==> flow/design.v <==
`timescale 1ns / 1ps
module atomik_delta_acc #(
    parameter DELTA_WIDTH = 64       
)(
    input  wire                     clk,             
    input  wire                     rst_n,           
    input  wire [DELTA_WIDTH-1:0]   delta_in,        
    input  wire                     delta_valid,     
    input  wire [DELTA_WIDTH-1:0]   initial_state_in,    
    input  wire                     load_initial,        
    output wire [DELTA_WIDTH-1:0]   initial_state_out,       
    output wire [DELTA_WIDTH-1:0]   delta_accumulator_out,   
    output wire                     accumulator_zero     
);
    reg [DELTA_WIDTH-1:0] initial_state;
    reg [DELTA_WIDTH-1:0] delta_accumulator;
    always @(posedge clk or negedge rst_n) begin
        if (!rst_n) begin
            initial_state     <= {DELTA_WIDTH{1'b0}};
            delta_accumulator <= {DELTA_WIDTH{1'b0}};
        end
        else begin
            if (load_initial) begin
                initial_state     <= initial_state_in;
                delta_accumulator <= {DELTA_WIDTH{1'b0}};   
            end
            if (delta_valid) begin
                delta_accumulator <= delta_accumulator ^ delta_in;
            end
        end
    end
    assign initial_state_out     = initial_state;
    assign delta_accumulator_out = delta_accumulator;
    assign accumulator_zero = ~(|delta_accumulator);
endmodule
`timescale 1ns / 1ps
module atomik_parallel_acc #(
    parameter DELTA_WIDTH = 64,      
    parameter N_BANKS     = 4,       
    parameter BANK_SEL_W  = (N_BANKS > 1) ? $clog2(N_BANKS) : 1   
)(
    input  wire                              clk,
    input  wire                              rst_n,
    input  wire [DELTA_WIDTH-1:0]            delta_in,
    input  wire                              delta_valid,
    input  wire [N_BANKS*DELTA_WIDTH-1:0]    delta_parallel_in,
    input  wire [N_BANKS-1:0]                delta_parallel_valid,
    input  wire                              parallel_mode,
    input  wire [DELTA_WIDTH-1:0]            initial_state_in,
    input  wire                              load_initial,
    output wire [DELTA_WIDTH-1:0]            current_state,
    output wire [DELTA_WIDTH-1:0]            merged_accumulator,
    output wire                              accumulator_zero,
    output wire [BANK_SEL_W-1:0]             current_bank,
    output wire [N_BANKS-1:0]                bank_active
);
    reg [DELTA_WIDTH-1:0] initial_state  ;
    reg [BANK_SEL_W-1:0] bank_sel;
    always @(posedge clk or negedge rst_n) begin
        if (!rst_n) begin
            initial_state <= {DELTA_WIDTH{1'b0}};
        end
        else if (load_initial) begin
            initial_state <= initial_state_in;
        end
    end
    always @(posedge clk or negedge rst_n) begin
        if (!rst_n) begin
            bank_sel <= {BANK_SEL_W{1'b0}};
        end
        else if (load_initial) begin
            bank_sel <= {BANK_SEL_W{1'b0}};
        end
        else if (!parallel_mode && delta_valid) begin
            if (bank_sel == N_BANKS - 1)
                bank_sel <= {BANK_SEL_W{1'b0}};
            else
                bank_sel <= bank_sel + 1'b1;
        end
    end
    wire [N_BANKS-1:0] bank_delta_valid;
    wire [DELTA_WIDTH-1:0] bank_delta_in [0:N_BANKS-1];
    genvar gi;
    generate
        for (gi = 0; gi < N_BANKS; gi = gi + 1) begin : bank_input_mux
            assign bank_delta_valid[gi] = parallel_mode
                ? delta_parallel_valid[gi]
                : (delta_valid && (bank_sel == gi));
            assign bank_delta_in[gi] = parallel_mode
                ? delta_parallel_in[(gi+1)*DELTA_WIDTH-1 -: DELTA_WIDTH]
                : delta_in;
        end
    endgenerate
    wire [DELTA_WIDTH-1:0] bank_acc [0:N_BANKS-1];
    generate
        for (gi = 0; gi < N_BANKS; gi = gi + 1) begin : banks
            atomik_delta_acc #(
                .DELTA_WIDTH(DELTA_WIDTH)
            ) u_bank (
                .clk                  (clk),
                .rst_n                (rst_n),
                .delta_in             (bank_delta_in[gi]),
                .delta_valid          (bank_delta_valid[gi]),
                .initial_state_in     ({DELTA_WIDTH{1'b0}}),
                .load_initial         (load_initial),
                .initial_state_out    (),   
                .delta_accumulator_out(bank_acc[gi]),
                .accumulator_zero     ()    
            );
        end
    endgenerate
    wire [DELTA_WIDTH-1:0] merge_node [0:2*N_BANKS-2];
    generate
        for (gi = 0; gi < N_BANKS; gi = gi + 1) begin : merge_leaf
            assign merge_node[gi] = bank_acc[gi];
        end
        for (gi = 0; gi < N_BANKS - 1; gi = gi + 1) begin : merge_inner
            assign merge_node[N_BANKS + gi] = merge_node[2*gi] ^ merge_node[2*gi + 1];
        end
    endgenerate
    wire [DELTA_WIDTH-1:0] merged_acc_comb  ;
    assign merged_acc_comb = merge_node[2*N_BANKS - 2];
    wire [DELTA_WIDTH-1:0] state_recon  ;
    assign state_recon        = initial_state ^ merged_acc_comb;
    assign current_state      = state_recon;
    assign merged_accumulator = merged_acc_comb;
    assign accumulator_zero   = ~(|merged_acc_comb);
    assign current_bank = bank_sel;
    assign bank_active  = bank_delta_valid;
endmodule
module atomik_top_parallel #(
    parameter integer SYS_CLK_HZ = 94_500_000,
    parameter integer BAUD_RATE  = 115200,
    parameter integer N_BANKS    = 4
)(
    input  wire       sys_clk,
    input  wire       sys_rst_n,
    input  wire       uart_rx,
    output wire       uart_tx,
    output wire [5:0] led
);
    wire clk_int;
    wire pll_lock;
    assign clk_int  = sys_clk;
    assign pll_lock = 1'b1;
    reg [15:0] por_cnt;
    always @(posedge sys_clk or negedge sys_rst_n) begin
        if (!sys_rst_n)
            por_cnt <= 16'd0;
        else if (por_cnt != 16'hFFFF)
            por_cnt <= por_cnt + 16'd1;
    end
    wire por_done = (por_cnt == 16'hFFFF);
    reg [2:0] rst_sync;
    always @(posedge clk_int or negedge sys_rst_n) begin
        if (!sys_rst_n)
            rst_sync <= 3'b000;
        else
            rst_sync <= {rst_sync[1:0], (por_done & pll_lock)};
    end
    wire internal_rst_n = rst_sync[2];
    reg [23:0] heartbeat_cnt;
    always @(posedge clk_int or negedge internal_rst_n) begin
        if (!internal_rst_n)
            heartbeat_cnt <= 24'd0;
        else
            heartbeat_cnt <= heartbeat_cnt + 24'd1;
    end
    localparam integer BAUD_DIV = SYS_CLK_HZ / BAUD_RATE;
    localparam integer HALF_BIT = BAUD_DIV / 2;
    reg [15:0] rx_baud_cnt;
    reg [3:0]  rx_bit_cnt;
    reg [7:0]  rx_shift;
    reg [7:0]  rx_data;
    reg        rx_valid;
    reg [1:0]  rx_state;
    reg [2:0]  rx_sync;
    wire rx_pin = rx_sync[2];
    always @(posedge clk_int or negedge internal_rst_n) begin
        if (!internal_rst_n)
            rx_sync <= 3'b111;
        else
            rx_sync <= {rx_sync[1:0], uart_rx};
    end
    localparam RX_IDLE  = 2'd0;
    localparam RX_START = 2'd1;
    localparam RX_DATA  = 2'd2;
    localparam RX_STOP  = 2'd3;
    always @(posedge clk_int or negedge internal_rst_n) begin
        if (!internal_rst_n) begin
            rx_state    <= RX_IDLE;
            rx_baud_cnt <= 16'd0;
            rx_bit_cnt  <= 4'd0;
            rx_shift    <= 8'd0;
            rx_data     <= 8'd0;
            rx_valid    <= 1'b0;
        end else begin
            rx_valid <= 1'b0;
            case (rx_state)
                RX_IDLE: begin
                    if (!rx_pin) begin
                        rx_state    <= RX_START;
                        rx_baud_cnt <= 16'd0;
                    end
                end
                RX_START: begin
                    if (rx_baud_cnt == HALF_BIT[15:0]) begin
                        if (!rx_pin) begin
                            rx_state    <= RX_DATA;
                            rx_baud_cnt <= 16'd0;
                            rx_bit_cnt  <= 4'd0;
                        end else begin
                            rx_state <= RX_IDLE;
                        end
                    end else begin
                        rx_baud_cnt <= rx_baud_cnt + 16'd1;
                    end
                end
                RX_DATA: begin
                    if (rx_baud_cnt == BAUD_DIV[15:0] - 1) begin
                        rx_baud_cnt <= 16'd0;
                        rx_shift    <= {rx_pin, rx_shift[7:1]};
                        if (rx_bit_cnt == 4'd7)
                            rx_state <= RX_STOP;
                        else
                            rx_bit_cnt <= rx_bit_cnt + 4'd1;
                    end else begin
                        rx_baud_cnt <= rx_baud_cnt + 16'd1;
                    end
                end
                RX_STOP: begin
                    if (rx_baud_cnt == BAUD_DIV[15:0] - 1) begin
                        rx_data  <= rx_shift;
                        rx_valid <= 1'b1;
                        rx_state <= RX_IDLE;
                    end else begin
                        rx_baud_cnt <= rx_baud_cnt + 16'd1;
                    end
                end
            endcase
        end
    end
    reg [15:0] tx_baud_cnt;
    reg [3:0]  tx_bit_cnt;
    reg [7:0]  tx_shift;
    reg        tx_busy;
    reg        tx_out;
    reg        tx_start;
    reg [7:0]  tx_data;
    assign uart_tx = tx_out;
    always @(posedge clk_int or negedge internal_rst_n) begin
        if (!internal_rst_n) begin
            tx_baud_cnt <= 16'd0;
            tx_bit_cnt  <= 4'd0;
            tx_shift    <= 8'hFF;
            tx_busy     <= 1'b0;
            tx_out      <= 1'b1;
        end else begin
            if (!tx_busy && tx_start) begin
                tx_shift    <= tx_data;
                tx_busy     <= 1'b1;
                tx_bit_cnt  <= 4'd0;
                tx_baud_cnt <= 16'd0;
                tx_out      <= 1'b0;
            end else if (tx_busy) begin
                if (tx_baud_cnt == BAUD_DIV[15:0] - 1) begin
                    tx_baud_cnt <= 16'd0;
                    tx_bit_cnt  <= tx_bit_cnt + 4'd1;
                    case (tx_bit_cnt)
                        4'd0, 4'd1, 4'd2, 4'd3, 4'd4, 4'd5, 4'd6, 4'd7: begin
                            tx_out   <= tx_shift[0];
                            tx_shift <= {1'b1, tx_shift[7:1]};
                        end
                        4'd8: tx_out <= 1'b1;
                        4'd9: begin
                            tx_busy <= 1'b0;
                            tx_out  <= 1'b1;
                        end
                        default: begin
                            tx_busy <= 1'b0;
                            tx_out  <= 1'b1;
                        end
                    endcase
                end else begin
                    tx_baud_cnt <= tx_baud_cnt + 16'd1;
                end
            end
        end
    end
    reg         par_delta_valid;
    reg  [63:0] par_delta_in;
    reg         par_load_initial;
    reg  [63:0] par_initial_state_in;
    wire [63:0] par_current_state;
    wire [63:0] par_merged_acc;
    wire        par_acc_zero;
    atomik_parallel_acc #(
        .DELTA_WIDTH (64),
        .N_BANKS     (N_BANKS)
    ) u_parallel_acc (
        .clk                  (clk_int),
        .rst_n                (internal_rst_n),
        .delta_in             (par_delta_in),
        .delta_valid          (par_delta_valid),
        .delta_parallel_in    ({N_BANKS*64{1'b0}}),
        .delta_parallel_valid ({N_BANKS{1'b0}}),
        .parallel_mode        (1'b0),    
        .initial_state_in     (par_initial_state_in),
        .load_initial         (par_load_initial),
        .current_state        (par_current_state),
        .merged_accumulator   (par_merged_acc),
        .accumulator_zero     (par_acc_zero),
        .current_bank         (),
        .bank_active          ()
    );
    localparam CMD_IDLE      = 4'd0;
    localparam CMD_LOAD      = 4'd1;
    localparam CMD_ACCUM     = 4'd2;
    localparam CMD_READ      = 4'd3;
    localparam CMD_READ_WAIT = 4'd4;
    localparam CMD_STATUS    = 4'd5;
    localparam CMD_TX_START  = 4'd7;
    localparam CMD_TX_WAIT   = 4'd8;
    localparam CMD_TX_DONE   = 4'd9;
    reg [3:0]  cmd_state;
    reg [3:0]  byte_cnt;
    reg [63:0] cmd_buffer;
    reg [63:0] tx_buffer;
    reg [3:0]  tx_byte_cnt;
    reg [3:0]  tx_bytes_total;
    reg        cmd_active;
    always @(posedge clk_int or negedge internal_rst_n) begin
        if (!internal_rst_n) begin
            cmd_state            <= CMD_IDLE;
            byte_cnt             <= 4'd0;
            cmd_buffer           <= 64'd0;
            tx_buffer            <= 64'd0;
            tx_byte_cnt          <= 4'd0;
            tx_bytes_total       <= 4'd0;
            tx_start             <= 1'b0;
            tx_data              <= 8'd0;
            cmd_active           <= 1'b0;
            par_delta_valid      <= 1'b0;
            par_delta_in         <= 64'd0;
            par_load_initial     <= 1'b0;
            par_initial_state_in <= 64'd0;
        end else begin
            tx_start         <= 1'b0;
            par_delta_valid  <= 1'b0;
            par_load_initial <= 1'b0;
            case (cmd_state)
                CMD_IDLE: begin
                    cmd_active <= 1'b0;
                    if (rx_valid) begin
                        case (rx_data)
                            8'h4C: begin   
                                cmd_state  <= CMD_LOAD;
                                byte_cnt   <= 4'd0;
                                cmd_buffer <= 64'd0;
                                cmd_active <= 1'b1;
                            end
                            8'h41: begin   
                                cmd_state  <= CMD_ACCUM;
                                byte_cnt   <= 4'd0;
                                cmd_buffer <= 64'd0;
                                cmd_active <= 1'b1;
                            end
                            8'h52: begin   
                                cmd_state  <= CMD_READ;
                                cmd_active <= 1'b1;
                            end
                            8'h53: begin   
                                cmd_state  <= CMD_STATUS;
                                cmd_active <= 1'b1;
                            end
                            default: ;
                        endcase
                    end
                end
                CMD_LOAD: begin
                    if (rx_valid) begin
                        cmd_buffer <= {cmd_buffer[55:0], rx_data};
                        if (byte_cnt == 4'd7) begin
                            par_initial_state_in <= {cmd_buffer[55:0], rx_data};
                            par_load_initial     <= 1'b1;
                            cmd_state            <= CMD_IDLE;
                            cmd_active           <= 1'b0;
                        end else begin
                            byte_cnt <= byte_cnt + 4'd1;
                        end
                    end
                end
                CMD_ACCUM: begin
                    if (rx_valid) begin
                        cmd_buffer <= {cmd_buffer[55:0], rx_data};
                        if (byte_cnt == 4'd7) begin
                            par_delta_in    <= {cmd_buffer[55:0], rx_data};
                            par_delta_valid <= 1'b1;
                            cmd_state       <= CMD_IDLE;
                            cmd_active      <= 1'b0;
                        end else begin
                            byte_cnt <= byte_cnt + 4'd1;
                        end
                    end
                end
                CMD_READ: begin
                    cmd_state <= CMD_READ_WAIT;
                end
                CMD_READ_WAIT: begin
                    tx_buffer      <= par_current_state;
                    tx_byte_cnt    <= 4'd0;
                    tx_bytes_total <= 4'd8;
                    cmd_state      <= CMD_TX_START;
                end
                CMD_STATUS: begin
                    tx_buffer      <= {par_acc_zero, 63'd0};
                    tx_byte_cnt    <= 4'd0;
                    tx_bytes_total <= 4'd1;
                    cmd_state      <= CMD_TX_START;
                end
                CMD_TX_START: begin
                    if (tx_byte_cnt < tx_bytes_total) begin
                        tx_data     <= tx_buffer[63:56];
                        tx_buffer   <= {tx_buffer[55:0], 8'd0};
                        tx_start    <= 1'b1;
                        tx_byte_cnt <= tx_byte_cnt + 4'd1;
                        cmd_state   <= CMD_TX_WAIT;
                    end else begin
                        cmd_state <= CMD_IDLE;
                    end
                end
                CMD_TX_WAIT: begin
                    if (tx_busy)
                        cmd_state <= CMD_TX_DONE;
                end
                CMD_TX_DONE: begin
                    if (!tx_busy) begin
                        if (tx_byte_cnt < tx_bytes_total)
                            cmd_state <= CMD_TX_START;
                        else
                            cmd_state <= CMD_IDLE;
                    end
                end
                default: cmd_state <= CMD_IDLE;
            endcase
        end
    end
    reg [19:0] rx_activity;
    always @(posedge clk_int or negedge internal_rst_n) begin
        if (!internal_rst_n)
            rx_activity <= 20'd0;
        else if (rx_valid)
            rx_activity <= 20'hFFFFF;
        else if (rx_activity != 20'd0)
            rx_activity <= rx_activity - 20'd1;
    end
    assign led[5] = ~pll_lock;
    assign led[4] = ~heartbeat_cnt[23];
    assign led[3] = ~cmd_active;
    assign led[2] = ~par_acc_zero;
    assign led[1] = ~tx_busy;
    assign led[0] = ~(rx_activity != 20'd0);
endmodule
# From RTL to reports: atomik_top_parallel
# Each step is given for the RTL above and for the edited RTL.
# "orig" refers to lines of the RTL above, "edited" to lines of the edited file.
# "diff" is "edited" less "orig", of the values as shown.
# Operators: Yosys type, input widths -> output width; for muxes data width and select width s.
# Library cell names are shortened.
# A cell with n/a has no value.
# design
top_module,atomik_top_parallel
clock,sys_clk
lib,sky130hd
corner,tt_025C_1v80

# The edit
# The edit as a unified diff against the file above.
# The edit is scripted: it alters the design's behaviour and was not made to optimise anything.
# begin of diff
@@ -352,5 +352,5 @@
                 CMD_IDLE: begin
                     cmd_active <= 1'b0;
-                    if (rx_valid) begin
+                    begin
                         case (rx_data)
                             8'h4C: begin   
# end of diff

# Elaborated design
# Counts by Yosys on the flattened word-level netlist (proc, flatten, opt, wreduce). Print and check cells are left out.
# bits
element,orig,edited,diff
regBits,733,733,0
latchBits,0,0,0
mem_bits_rw,0,0,0
rom_bits,0,0,0
clocked_rd_ports_x_width,0,0,0
mem_count,0,0,0
input_bits,3,3,0
out_inout_bits,7,7,0
# classes
element,orig,edited,diff
add_sub_neg,10,10,0
n_mul,0,0,0
div,0,0,0
compare,1,1,0
equal,50,49,-1
n_shift,0,0,0
muxes,81,77,-4
n_logic,13,13,0
n_reduce_logical,49,49,0
# op_table
cell,orig,edited,diff
$mux 4,18,16,-2
$mux 1,20,19,-1
$ne 2x2->1 const B,14,13,-1
$reduce_and 3->1,4,5,1
$mux 56,3,2,-1
$reduce_and 6->1,2,1,-1
$reduce_bool 2->1,12,12,0
$eq 4x3->1 const B,9,9,0
$mux 2,9,9,0
$xor 64x64->64,8,8,0
$mux 16,7,7,0
$reduce_and 2->1,7,7,0
$mux 64,6,6,0
$logic_and 1x1->1,5,5,0
$not 1->1,5,5,0
$add 4x1->4 const B,4,4,0
$eq 2x2->1 const B,4,4,0
$eq 4x2->1 const B,4,4,0
$eq 8x7->1 const B,4,4,0
$mux 8,4,4,0
$pmux 4 s2,4,4,0
$add 16x1->16 const B,3,3,0
$eq 4x4->1 const B,3,3,0
$reduce_or 2->1,3,3,0
$eq 16x10->1 const B,2,2,0
$eq 2x1->1 const B,2,2,0
$eq 4x1->1 const B,2,2,0
$logic_not 2->1,2,2,0
# The list need not be complete.

# Longest topological paths
# Yosys ltp: most cells in a row. Word level: on the elaborated netlist, between registers, memories and ports. Mapped: between sequential cells and ports; inverters and the memories' decode and read muxes count.
# depth
element,orig,edited,diff
depth_word,6,6,0
abc_area,0,0,n/a
mapped_depth,10,9,-1
depth_no_buf,8,8,0

# Netlist
# The flow's flattened synthesis, as Yosys stat reports it; memories are mapped. The netlist is that of the ABC_AREA named above (0 if unset); the other value can give another one.
# by_type
type,orig,edited,diff
nand2_1,776,745,-31
clkbuf_1,164,177,13
xor2_1,33,43,10
nor4_1,9,18,9
xnor2_1,276,268,-8
mux2_2,202,210,8
buf_1,61,54,-7
inv_1,36,29,-7
nor3_1,11,18,7
o21a_1,2,9,7
nor2b_1,5,11,6
nand3_1,30,35,5
nor2_1,152,148,-4
o31ai_1,16,20,4
and2_1,12,8,-4
buf_4,5,1,-4
a21oi_2,4,0,-4
a221oi_1,39,36,-3
# The list need not be complete.
# synth_totals
element,orig,edited,diff
cell_count,3468,3445,-23
yosys_area_mm2,0.0339676,0.0338525,-0.0001151
ff_cells,738,738,0
buf_cells,240,237,-3
# By module: a second synthesis without flattening, with its own total; a netlist apart from the flattened one above.
# unflattened
element,orig,edited,diff
cells_unflattened,4664,4662,-2
hier_area_mm2,0.0480486,0.0481011,0.0000525
# Rows give one instance, submodules left out.
# modules_orig
mod,n_inst,n_cells,area_mm2,seq_area_mm2
atomik_delta_acc #(DELTA_WIDTH=64),4,496,0.005718,0.0032031
atomik_top_parallel,1,1582,0.0175856,0.0104275
atomik_parallel_acc,1,1098,0.007591,0.0016516
# modules_edited
mod,n_inst,n_cells,area_mm2,seq_area_mm2
atomik_delta_acc #(DELTA_WIDTH=64),4,496,0.005718,0.0032031
atomik_top_parallel,1,1580,0.0176382,0.0104275
atomik_parallel_acc,1,1098,0.007591,0.0016516

# Path before layout
# Source: OpenSTA report_checks on the synthesized netlist (no wires, ideal clock, input and output delay 20% of the period each), path of least setup slack; recovery checks are left aside. Register names are those of the netlist, which keeps one name where synthesis merged equal registers.
# synth_timing
element,orig,edited,diff
path_kind,register -> output,register -> output,n/a
start,reg rx_activity[10],reg rx_activity[6],n/a
end,out led[0],out led[0],n/a
clock_period_ns,10.0,10.0,0.0
out_delay_ns,2.000,2.000,0.000
launch_ns,0.000,0.000,0.000
arrival_time_ns,1.723,1.841,0.118
setup_slack_ns,6.277,6.159,-0.118
delay_ns,1.723,1.841,0.118
path_stages,5,5,0
n_path_buf,1,0,-1
synth_period_reached_ns,3.723,3.841,0.118
# "delay_ns" is the arrival time less input delay plus setup time.
# At an output port there is no setup time.
# "path_stages" counts driving pins, that of a launching flip-flop among them; a cell with two outputs on the path counts twice.
# "synth_period_reached_ns" = period - worst setup slack (recovery checks aside). The figure is calculated, with input and output delays left at 20% of the set period.
# Between the ends stands the longest chain of elaborated cells between them, by number of cells; it is not shown to be the way that was timed. Of several equally long chains one is given.
# Each line given opens the expression or statement behind the cell; cells for indexed reads and writes are added by Yosys, which also makes memories of some case tables.
# A register here has more assigning lines than the two given.
# synth_between_orig
cell_sequence,dfrtp_1 -> or4_1 -> nor4_4 -> and2_1 -> clkbuf_1
elab_chain_cells,2
cone_cells,2
cone_classes,logic (1); reduce/logical (1)
# synth_rtl_orig
element,line,source
"start, declared",448,reg [19:0] rx_activity;
"start, assigned",451,rx_activity <= 20'd0;
"start, assigned",455,rx_activity <= rx_activity - 20'd1;
$reduce_bool 20->1,462,assign led[0] = ~(rx_activity != 20'd0);
$not 1->1,462,
"end, declared",140,output wire [5:0] led
# synth_between_edited
cell_sequence,dfrtp_1 -> or4_4 -> nor4_4 -> nand4_1 -> inv_1
elab_chain_cells,2
cone_cells,2
cone_classes,logic (1); reduce/logical (1)
# synth_rtl_edited
element,line,source
"start, declared",448,reg [19:0] rx_activity;
"start, assigned",451,rx_activity <= 20'd0;
"start, assigned",455,rx_activity <= rx_activity - 20'd1;
$reduce_bool 20->1,462,assign led[0] = ~(rx_activity != 20'd0);
$not 1->1,462,
"end, declared",140,output wire [5:0] led

# Worst path after layout
# From the final timing report of the runs of set A: the path of least setup slack in the routed layout; clock arrival at registers is part of the times.
# layout_timing
element,orig,edited,diff
path_kind,register -> output,register -> output,n/a
start,reg u_parallel_acc.banks[2].u_bank.delta_accumulator[33],reg u_parallel_acc.banks[3].u_bank.delta_accumulator[12],n/a
end,out led[2],out led[2],n/a
clock_period_ns,5.71,5.71,0.00
out_delay_ns,1.14,1.14,0.00
launch_ns,0.62,0.62,0.00
arrival_time_ns,3.60,3.52,-0.08
setup_slack_ns,0.97,1.05,0.08
path_stages,7,7,0
n_path_buf,1,1,0
# Between the ends stands the longest chain of elaborated cells between them, by number of cells; it is not shown to be the way that was timed. Of several equally long chains one is given.
# A register here has more assigning lines than the two given.
# layout_between_orig
cell_sequence,dfrtp_1 -> xnor2_1 -> xnor2_1 -> nand4_1 -> nor4_1 -> nand4_1 -> clkdlybuf4s50_1
elab_chain_cells,3
cone_cells,3
cone_classes,logic (2); reduce/logical (1)
# layout_rtl_orig
element,line,source
"start, declared",16,reg [DELTA_WIDTH-1:0] delta_accumulator;
"start, assigned",20,delta_accumulator <= {DELTA_WIDTH{1'b0}};
"start, assigned",28,delta_accumulator <= delta_accumulator ^ delta_in;
$xor 64x64->64 x2,118,assign merge_node[N_BANKS + gi] = merge_node[2*gi] ^ merge_node[2*gi + 1];
$reduce_or 64->1,127,assign accumulator_zero   = ~(|merged_acc_comb);
"end, declared",140,output wire [5:0] led
# layout_between_edited
cell_sequence,dfrtp_1 -> xor2_1 -> xnor2_1 -> or4_1 -> nor4_1 -> nand4_1 -> clkdlybuf4s50_1
elab_chain_cells,3
cone_cells,3
cone_classes,logic (2); reduce/logical (1)
# layout_rtl_edited
element,line,source
"start, declared",16,reg [DELTA_WIDTH-1:0] delta_accumulator;
"start, assigned",20,delta_accumulator <= {DELTA_WIDTH{1'b0}};
"start, assigned",28,delta_accumulator <= delta_accumulator ^ delta_in;
$xor 64x64->64 x2,118,assign merge_node[N_BANKS + gi] = merge_node[2*gi] ^ merge_node[2*gi + 1];
$reduce_or 64->1,127,assign accumulator_zero   = ~(|merged_acc_comb);
"end, declared",140,output wire [5:0] led

# Layout results
# Runs of the flow (Yosys, OpenROAD) on both versions; the two runs of a pair have the same settings. The constraints put input and output delay at 20% of the set period each and load the outputs with 0.01 pF.
# flow_settings_set_A
CORE_UTILIZATION,40
PLACE_DENSITY,0.6
period_ns,5.71
CAP_MARGIN,20
CORE_MARGIN,2
SLEW_MARGIN,20
# measured_set_A
element,orig,edited,diff
synth_chip_area_mm2,0.0339676,0.0338525,-0.0001151
design_die_area_mm2,0.0872671,0.0869749,-0.0002922
post_route_util_pct,45.2,44.8,-0.4
final_setup_ws_ns,0.972,1.048,0.076
final_setup_tns_ns,0.000,0.000,0.000
ws_hold_ns,0.345,0.345,0.000
totalPower_uw,10928,10614,-314
# flow_settings_set_B
CAP_MARGIN,15
CELL_PAD_IN_SITES_DETAIL_PLACEMENT,2
CORE_ASPECT_RATIO,0.57
CORE_UTILIZATION,17
CTS_CLUSTER_SIZE,88
MAX_ROUTING_LAYER,met4
MIN_ROUTING_LAYER,met2
PLACE_DENSITY,0.44
SETUP_SLACK_MARGIN,1.21
period_ns,4.05
CORE_MARGIN,2
SLEW_MARGIN,20
# measured_set_B
element,orig,edited,diff
synth_chip_area_mm2,0.0339676,0.0338525,-0.0001151
design_die_area_mm2,0.203544,0.202859,-0.000685
post_route_util_pct,20.3,20.3,0.0
final_setup_ws_ns,-0.117,0.071,0.188
final_setup_tns_ns,-0.117,0.000,0.117
ws_hold_ns,0.349,0.347,-0.002
totalPower_uw,15002,14580,-422
# By "totalPower_uw" is meant OpenSTA's value without simulated activity: inputs other than the clock are taken to toggle once in ten clock periods, and the tool carries that through the logic.
